==> flow/design.v <==
`timescale 1ns / 1ps
module accelerator (
    input  wire clk,
    input  wire rst_n,
    input  wire in_valid,
    input  wire [31:0] in_data,
    output wire in_ready,
    output wire out_valid,
    output wire [31:0] out_data,
    input  wire out_ready
);
parameter MAX_SHAPES = 8;
parameter MAX_REGION_W = 64;
parameter MAX_REGION_H = 64;
parameter MAX_SHAPE_CELLS = 16;
function integer clog2;
    input integer value;
    integer v;
    begin
        v = value - 1;
        for (clog2 = 0; v > 0; clog2 = clog2 + 1)
            v = v >> 1;
    end
endfunction
localparam integer SHAPE_IDX_W = clog2(MAX_SHAPES + 1);
localparam ST_IDLE        = 3'd0;
localparam ST_LOAD_SHAPES = 3'd1;
localparam ST_LOAD_REGION = 3'd2;
localparam ST_OUTPUT      = 3'd3;
reg [2:0] state;
reg [15:0] num_shapes;
reg [15:0] num_regions;
reg [15:0] regions_seen;
reg [31:0] regions_that_fit;
reg [7:0] shape_num_cells [0:MAX_SHAPES-1];
reg [SHAPE_IDX_W-1:0] shape_idx;
reg [1:0] shape_substate;  
reg [7:0] cells_remaining;
reg [15:0] region_w;
reg [15:0] region_h;
reg [7:0] region_q [0:MAX_SHAPES-1];
reg [1:0] region_substate;  
integer i;
wire accept = in_valid && in_ready;
wire shape_loading_done = (shape_idx >= num_shapes);
wire region_loading_done = (regions_seen >= num_regions);
assign in_ready =
    (state == ST_IDLE)        ? 1'b1 :
    (state == ST_LOAD_SHAPES) ? !shape_loading_done :
    (state == ST_LOAD_REGION) ? !region_loading_done :
    1'b0;  
assign out_valid = (state == ST_OUTPUT);
assign out_data  = regions_that_fit;
always @(posedge clk) begin
    if (!rst_n) begin
        state <= ST_IDLE;
        num_shapes <= 16'd0;
        num_regions <= 16'd0;
        regions_seen <= 16'd0;
        regions_that_fit <= 32'd0;
        shape_idx <= {SHAPE_IDX_W{1'b0}};
        shape_substate <= 2'd0;
        cells_remaining <= 8'd0;
        region_substate <= 2'd0;
        region_w <= 16'd0;
        region_h <= 16'd0;
        for (i = 0; i < MAX_SHAPES; i = i + 1) begin
            shape_num_cells[i] <= 8'd0;
            region_q[i] <= 8'd0;
        end
    end else begin
        case (state)
            ST_IDLE: begin
                if (accept) begin
                    num_shapes <= (in_data[15:0] > MAX_SHAPES) ? MAX_SHAPES : in_data[15:0];
                    num_regions <= in_data[31:16];
                    regions_seen <= 16'd0;
                    regions_that_fit <= 32'd0;
                    shape_idx <= {SHAPE_IDX_W{1'b0}};
                    shape_substate <= 2'd0;
                    cells_remaining <= 8'd0;
                    region_substate <= 2'd0;
                    state <= ST_LOAD_SHAPES;
                end
            end
            ST_LOAD_SHAPES: begin
                if (shape_idx >= num_shapes) begin
                    region_substate <= 2'd0;
                    state <= ST_LOAD_REGION;
                end else if (accept) begin
                    case (shape_substate)
                        2'd0: begin
                            shape_num_cells[shape_idx] <= in_data[23:16];
                            cells_remaining <= in_data[23:16];
                            if (in_data[23:16] == 0) begin
                                shape_idx <= shape_idx + 1'b1;
                                shape_substate <= 2'd0;
                            end else begin
                                shape_substate <= 2'd1;
                            end
                        end
                        2'd1: begin
                            if (cells_remaining <= 8'd4) begin
                                cells_remaining <= 8'd0;
                                shape_idx <= shape_idx + 1'b1;
                                shape_substate <= 2'd0;
                            end else begin
                                cells_remaining <= cells_remaining - 8'd4;
                                shape_substate <= 2'd1;
                            end
                        end
                        default: shape_substate <= 2'd0;
                    endcase
                end
            end
            ST_LOAD_REGION: begin
                if (regions_seen >= num_regions) begin
                    state <= ST_OUTPUT;
                end else if (accept) begin
                    case (region_substate)
                        2'd0: begin
                            region_w <= in_data[15:0];
                            region_h <= in_data[31:16];
                            for (i = 0; i < MAX_SHAPES; i = i + 1) begin
                                region_q[i] <= 8'd0;
                            end
                            region_substate <= 2'd1;
                        end
                        2'd1: begin
                            region_q[0] <= in_data[7:0];
                            if (MAX_SHAPES > 1) region_q[1] <= in_data[15:8];
                            if (MAX_SHAPES > 2) region_q[2] <= in_data[23:16];
                            if (MAX_SHAPES > 3) region_q[3] <= in_data[31:24];
                            region_substate <= 2'd2;
                        end
                        2'd2: begin
                            if (MAX_SHAPES > 4) region_q[4] <= in_data[7:0];
                            if (MAX_SHAPES > 5) region_q[5] <= in_data[15:8];
                            if (MAX_SHAPES > 6) region_q[6] <= in_data[23:16];
                            if (MAX_SHAPES > 7) region_q[7] <= in_data[31:24];
                            begin : area_calc_block
                                reg [31:0] ra;
                                reg [31:0] ta;
                                integer k;
                                ra = region_w * region_h;
                                ta = 32'd0;
                                for (k = 0; (k < MAX_SHAPES) && (k < 4); k = k + 1) begin
                                    ta = ta + (shape_num_cells[k] * region_q[k]);
                                end
                                if (MAX_SHAPES > 4) ta = ta + (shape_num_cells[4] * in_data[7:0]);
                                if (MAX_SHAPES > 5) ta = ta + (shape_num_cells[5] * in_data[15:8]);
                                if (MAX_SHAPES > 6) ta = ta + (shape_num_cells[6] * in_data[23:16]);
                                if (MAX_SHAPES > 7) ta = ta + (shape_num_cells[7] * in_data[31:24]);
                                if (ta <= ra) begin
                                    regions_that_fit <= regions_that_fit + 1'b1;
                                end
                            end
                            regions_seen <= regions_seen + 1'b1;
                            region_substate <= 2'd0;
                        end
                        default: region_substate <= 2'd0;
                    endcase
                end
            end
            ST_OUTPUT: begin
                if (out_valid && out_ready) begin
                    state <= ST_IDLE;
                end
            end
            default: state <= ST_IDLE;
        endcase
    end
end
endmodule
`timescale 1ns / 1ps
module day12_top #(
    parameter MAX_REGION_W = 64,
    parameter MAX_REGION_H = 64
) (
    input  wire clk,
    input  wire rst_n,
    input  wire in_valid,
    input  wire [31:0] in_data,
    output wire in_ready,
    output wire out_valid,
    output wire [31:0] out_data,
    input  wire out_ready
);
accelerator #(
    .MAX_REGION_W(MAX_REGION_W),
    .MAX_REGION_H(MAX_REGION_H)
) accel (
    .clk(clk),
    .rst_n(rst_n),
    .in_valid(in_valid),
    .in_data(in_data),
    .in_ready(in_ready),
    .out_valid(out_valid),
    .out_data(out_data),
    .out_ready(out_ready)
);
endmodule
### Tool chain data of day12_top

The steps from the RTL of day12_top to its reports follow in flow order.
Lines are those of the file above, counted from 1.
Library cell names are shortened.
Not given: --

| design | value |
|---|---|
| top module | day12_top |
| clock | clk |
| standard-cell library | sky130hd |
| library corner | tt_025C_1v80 |

### After elaboration

Yosys after proc, flatten, opt, wreduce and memory -nomap, before mapping. Print and check cells are not counted. Equal cells are merged and count once.
Yosys's memory passes give these memory sizes; they may raise the number of words (mostly to a power of two), join words into wider ones and drop unused or constant bits.

| cells by class | value |
|---|---|
| add/sub/neg operators | 11 |
| mux-type cells | 85 |
| $mul | 9 |
| bitwise gates (word level) | 1 |
| equality and inequality tests | 19 |
| reduce/logical cells | 22 |
| $lt $le $gt $ge | 5 |

Operator list:

| operator | count |
|---|---|
| 8-bit by 8-bit multiplier with 16-bit output | 8 |
| 32-bit two-way mux | 25 |
| 16-bit by 16-bit multiplier with 32-bit output | 1 |
| 32-bit adder | 7 |
| 8-bit case mux with 2-bit select | 6 |
| 16-bit two-way mux | 5 |
| 8-bit two-way mux | 9 |
| 32-bit case mux with 2-bit select | 1 |
| 32-bit by 1-bit adder with 32-bit output (second input constant) | 1 |
| 32-bit <= comparator | 1 |
| 16-bit case mux with 2-bit select | 1 |
| 3-bit two-way mux | 9 |
| 4-bit two-way mux | 5 |
| 16-bit by 1-bit adder with 16-bit output (second input constant) | 1 |
| 16-bit >= comparator | 1 |
| 16-bit by 4-bit greater-than comparator with 1-bit output (second input constant) | 1 |
| 4-bit by 16-bit >= comparator with 1-bit output | 1 |
| 4-bit AND reduction | 4 |
| 4-bit case mux with 2-bit select | 2 |
| 5-bit AND reduction | 3 |
| 3-bit case mux with 4-bit select | 1 |
| 2-bit case mux with 2-bit select | 3 |
| 2-bit two-way mux | 6 |
| 1-bit two-way mux | 11 |
| 2-bit by 1-bit != test with 1-bit output (second input constant) | 5 |
| 2-bit != test (second input constant) | 5 |
| 3-bit != test (second input constant) | 3 |
| 8-bit by 3-bit subtractor with 8-bit output (second input constant) | 1 |

Not listed: further kinds 18, cells in them 25.

| bit counts | value |
|---|---|
| bits in writable memories | 64 |
| memory cells | 1 |
| output and inout port bits | 34 |
| elaborated cells | 168 |
| input port bits | 36 |
| flip-flop bits (word level) | 163 |

Memory list:

| name | depth | bits a word | RTL line | text |
|---|---|---|---|---|
| accel.shape_num_cells | 8 | 8 | 35 | `reg [7:0] shape_num_cells [0:MAX_SHAPES-1];` |

### Logic depth

Depth = most cells in a row (Yosys ltp): at word level without a register or memory, in the mapped netlist without a sequential cell, where the memories' decode and read muxes count.

| depth | value |
|---|---|
| depth after elaboration | 34 |
| ABC_AREA | 0 |
| mapped depth | 57 |

### After synthesis

The flow's flattened synthesis, as Yosys stat reports it; memories are mapped. The netlist is that of the ABC_AREA named above (0 if unset); the other value can give another one.
Totals and module areas in this step are rounded.

| synthesis totals | value |
|---|---|
| mapped area | 0.03869 mm² |
| standard cells after synthesis | 4373 |
| buffer cells | 160 |
| mapped flip-flops | 229 |

Cell types:

| cell | count | area in all (µm²) |
|---|---|---|
| fa_1 | 532 | 1.07E+04 |
| ha_1 | 506 | 6.33E+03 |
| dfxtp_1 | 165 | 3.3E+03 |
| and2_1 | 523 | 3.27E+03 |
| inv_1 | 705 | 2.65E+03 |
| edfxtp_1 | 64 | 1.92E+03 |
| nand2_1 | 478 | 1.79E+03 |
| xnor2_1 | 147 | 1.29E+03 |
| a21oi_1 | 185 | 925.888 |
| clkbuf_1 | 150 | 563.04 |
| nor2_1 | 138 | 517.997 |
| o21ai_0 | 101 | 505.485 |
| a21o_1 | 54 | 405.389 |
| xor2_1 | 45 | 394.128 |
| nand3_1 | 78 | 390.374 |
| a22o_1 | 32 | 280.269 |
| o21a_1 | 36 | 270.259 |
| or4_1 | 33 | 247.738 |

Other cell types: 66; their cells: 401.
The figures by module come from a second, unflattened synthesis with its own total; it is not the netlist above.

| second synthesis, totals | value |
|---|---|
| cell total of the unflattened synthesis | 4170 |
| area total of the unflattened synthesis | 0.03776 mm² |

Rows give one instance, submodules left out.

Modules:

| module | instances | area (mm²) | cells |
|---|---|---|---|
| accelerator | 1 | 0.03776 | 4170 |
| day12_top | 1 | 0 | 0 |

### Path before layout

OpenSTA on the mapped netlist: ideal clock, no wires. The path of least setup slack (recovery checks aside). Input and output delay are each 20% of the period. Register names are those of the netlist, which keeps one name where synthesis merged equal registers.

| timing path post-synthesis | value |
|---|---|
| path kind | input to register |
| start | in in_data[2] |
| end | reg accel.regions_that_fit[19] |
| delay of the path | 11.201 ns |
| driving pins on the path | 52 |
| path slack | 0.398 ns |
| arrival time | 14.030 ns |
| external input delay | 2.900 ns |
| time at the first pin | 2.900 ns |
| clock period | 14.5 ns |
| period reached after synthesis | 14.102 ns |

"delay of the path" = arrival - input delay + setup time.
"driving pins on the path" counts driving pins, that of a launching flip-flop among them; a cell with two outputs on the path counts twice.
"period reached after synthesis" is the clock period less the worst setup slack; recovery checks do not enter. This is arithmetic on one report: input and output delays are still those of the set period (20% each).
Between the ends stands the longest chain of elaborated cells between them, by number of cells; it is not shown to be the way that was timed. Of several equally long chains one is given.
Each line given opens the expression or statement behind the cell; cells for indexed reads and writes are added by Yosys, which also makes memories of some case tables.
At most two assigning lines are given for a register; there are more.

| on the way, post-synthesis | value |
|---|---|
| path through | clkbuf_1 -> and2_1 -> fa_1 -> inv_1 -> fa_1 -> fa_1 -> fa_1 -> inv_1 -> ha_1 -> inv_1 -> xnor2_1 -> fa_1 -> fa_1 -> fa_1 -> inv_1 -> ha_1 -> nor3_1 -> a21oi_1 -> [16 not listed] -> o21ai_0 -> a31oi_1 -> o2bb2a_1 -> o22ai_1 -> xnor2_1 -> ha_1 -> a21o_1 -> a21oi_1 -> a221o_1 -> a311o_1 -> a31oi_1 -> o2111a_1 -> nand4_1 -> a2111oi_4 -> buf_6 -> buf_12 -> o31ai_1 -> a21oi_2 |
| cells in the longest elaborated chain | 31 |
| elaborated cells between the ends (all ways) | 33 |

Ends and longest elaborated chain, post-synthesis:

| item | RTL line | text |
|---|---|---|
| start, declared | 183 | `input  wire [31:0] in_data,` |
| 8-bit by 8-bit multiplier with 16-bit output | 150 | `if (MAX_SHAPES > 4) ta = ta + (shape_num_cells[4] * in_data[7:0]);` |
| 32-bit adder | 150 |  |
| 32-bit two-way mux | 120 | `case (region_substate)` |
| 32-bit two-way mux | 119 | `end else if (accept) begin` |
| 32-bit two-way mux | 117 | `if (regions_seen >= num_regions) begin` |
| 32-bit two-way mux | 72 | `case (state)` |
| 32-bit two-way mux | 55 | `if (!rst_n) begin` |
| [17 not listed] | -- |  |
| 32-bit two-way mux | 55 |  |
| 32-bit <= comparator | 154 | `if (ta <= ra) begin` |
| 32-bit two-way mux | 154 |  |
| 32-bit two-way mux | 120 |  |
| 32-bit two-way mux | 119 |  |
| 32-bit two-way mux | 117 |  |
| 32-bit case mux with 2-bit select | 72 |  |
| end, assigned | 78 | `regions_that_fit <= 32'd0;` |
| end, assigned | 155 | `regions_that_fit <= regions_that_fit + 1'b1;` |
| end, declared | 34 | `reg [31:0] regions_that_fit;` |

### Timing after layout

From the final timing report of flow run A: the path of least setup slack in the routed layout; clock arrival at registers is part of the times.

| timing path post-layout | value |
|---|---|
| path kind | input to register |
| start | in in_data[2] |
| end | reg accel.regions_that_fit[24] |
| path slack | 2.60 ns |
| time at the first pin | 4.16 ns |
| external input delay | 4.16 ns |
| driving pins on the path | 53 |
| arrival time | 18.64 ns |
| clock period | 20.8 ns |

Between the ends stands the longest chain of elaborated cells between them, by number of cells; it is not shown to be the way that was timed. Of several equally long chains one is given.
At most two assigning lines are given for a register; there are more.

| on the way, post-layout | value |
|---|---|
| path through | clkdlybuf4s50_1 -> clkbuf_1 -> nand2_1 -> fa_1 -> inv_1 -> fa_1 -> inv_1 -> fa_1 -> fa_1 -> inv_1 -> ha_1 -> a21oi_1 -> xnor2_1 -> fa_1 -> fa_1 -> fa_1 -> inv_1 -> ha_1 -> [17 not listed] -> nand2_1 -> o21ai_0 -> a31oi_1 -> o2bb2a_1 -> o22ai_1 -> xnor2_1 -> ha_1 -> a21o_1 -> a21oi_1 -> a221o_1 -> a311o_1 -> a31oi_1 -> o2111a_1 -> nand4_1 -> a2111oi_4 -> clkbuf_1 -> or4_1 -> a21oi_2 |
| cells in the longest elaborated chain | 31 |
| elaborated cells between the ends (all ways) | 33 |

Ends and longest elaborated chain, post-layout:

| item | RTL line | text |
|---|---|---|
| start, declared | 183 | `input  wire [31:0] in_data,` |
| 8-bit by 8-bit multiplier with 16-bit output | 150 | `if (MAX_SHAPES > 4) ta = ta + (shape_num_cells[4] * in_data[7:0]);` |
| 32-bit adder | 150 |  |
| 32-bit two-way mux | 120 | `case (region_substate)` |
| 32-bit two-way mux | 119 | `end else if (accept) begin` |
| 32-bit two-way mux | 117 | `if (regions_seen >= num_regions) begin` |
| 32-bit two-way mux | 72 | `case (state)` |
| 32-bit two-way mux | 55 | `if (!rst_n) begin` |
| [17 not listed] | -- |  |
| 32-bit two-way mux | 55 |  |
| 32-bit <= comparator | 154 | `if (ta <= ra) begin` |
| 32-bit two-way mux | 154 |  |
| 32-bit two-way mux | 120 |  |
| 32-bit two-way mux | 119 |  |
| 32-bit two-way mux | 117 |  |
| 32-bit case mux with 2-bit select | 72 |  |
| end, assigned | 78 | `regions_that_fit <= 32'd0;` |
| end, assigned | 155 | `regions_that_fit <= regions_that_fit + 1'b1;` |
| end, declared | 34 | `reg [31:0] regions_that_fit;` |

Measured data: module day12_top, platform sky130hd, 4 stored runs of the flow under differing settings, order arbitrary. Input and output delays are each 20% of the period that was set; the output load is 0.01 pF.
By "reached clock period" is meant the clock period of the run minus its worst setup slack. This is arithmetic on one report: input and output delays are still those of the set period (20% each).
"total design power" rests on the timing tool's default activity at the inputs, not on a simulated workload.
The results are shown rounded.

#### Flow run A

| setting | value |
|---|---|
| ABC_AREA | `0` |
| CORE_MARGIN | `8` |
| CORE_UTILIZATION | `44` |
| GPL_TIMING_DRIVEN | `0` |
| HOLD_SLACK_MARGIN | `0.1` |
| PLACE_DENSITY | `0.83` |
| SLEW_MARGIN | `15` |
| TNS_END_PERCENT | `50` |
| period_ns | `20.8` |
| CAP_MARGIN | `20` |

| result | value |
|---|---|
| reached clock period | 18.202 ns |
| die footprint | 0.09767 mm² |
| netlist area reported by Yosys | 0.03869 mm² |
| lowest setup slack | 2.598 ns |
| total design power | 4074 uW |
| standard-cell area after routing | 0.0419 mm² |

#### Flow run B

| setting | value |
|---|---|
| ABC_AREA | `0` |
| CELL_PAD_IN_SITES_DETAIL_PLACEMENT | `0` |
| CELL_PAD_IN_SITES_GLOBAL_PLACEMENT | `3` |
| CORE_ASPECT_RATIO | `0.69` |
| CORE_MARGIN | `5` |
| CORE_UTILIZATION | `56` |
| CTS_CLUSTER_DIAMETER | `308` |
| GPL_ROUTABILITY_DRIVEN | `1` |
| MAX_ROUTING_LAYER | `met4` |
| PLACE_DENSITY | `0.68` |
| SETUP_SLACK_MARGIN | `0.38` |
| SLEW_MARGIN | `35` |
| TNS_END_PERCENT | `55` |
| period_ns | `11.1` |
| CAP_MARGIN | `20` |

No final report: placement broke off with GPL-0301.

#### Flow run C

| setting | value |
|---|---|
| CAP_MARGIN | `5` |
| CELL_PAD_IN_SITES_GLOBAL_PLACEMENT | `0` |
| CORE_MARGIN | `8` |
| CORE_UTILIZATION | `53` |
| MAX_ROUTING_LAYER | `met4` |
| MIN_ROUTING_LAYER | `met2` |
| PLACE_DENSITY_LB_ADDON | `0.16` |
| TNS_END_PERCENT | `10` |
| period_ns | `9.98` |
| SLEW_MARGIN | `20` |

| result | value |
|---|---|
| reached clock period | 12.889 ns |
| die footprint | 0.0819 mm² |
| netlist area reported by Yosys | 0.03869 mm² |
| lowest setup slack | -2.909 ns |
| total design power | 11270 uW |
| standard-cell area after routing | 0.04552 mm² |

#### Flow run D

| setting | value |
|---|---|
| ABC_AREA | `0` |
| CELL_PAD_IN_SITES_GLOBAL_PLACEMENT | `0` |
| CORE_ASPECT_RATIO | `1.53` |
| CORE_MARGIN | `9` |
| CORE_UTILIZATION | `57` |
| CTS_CLUSTER_SIZE | `69` |
| GPL_TIMING_DRIVEN | `0` |
| HOLD_SLACK_MARGIN | `-0.07` |
| MAX_ROUTING_LAYER | `met4` |
| PLACE_DENSITY | `0.64` |
| SLEW_MARGIN | `35` |
| TNS_END_PERCENT | `35` |
| period_ns | `18.7` |
| CAP_MARGIN | `20` |

| result | value |
|---|---|
| reached clock period | 17.953 ns |
| die footprint | 0.07779 mm² |
| netlist area reported by Yosys | 0.03869 mm² |
| lowest setup slack | 0.747 ns |
| total design power | 4631 uW |
| standard-cell area after routing | 0.04149 mm² |
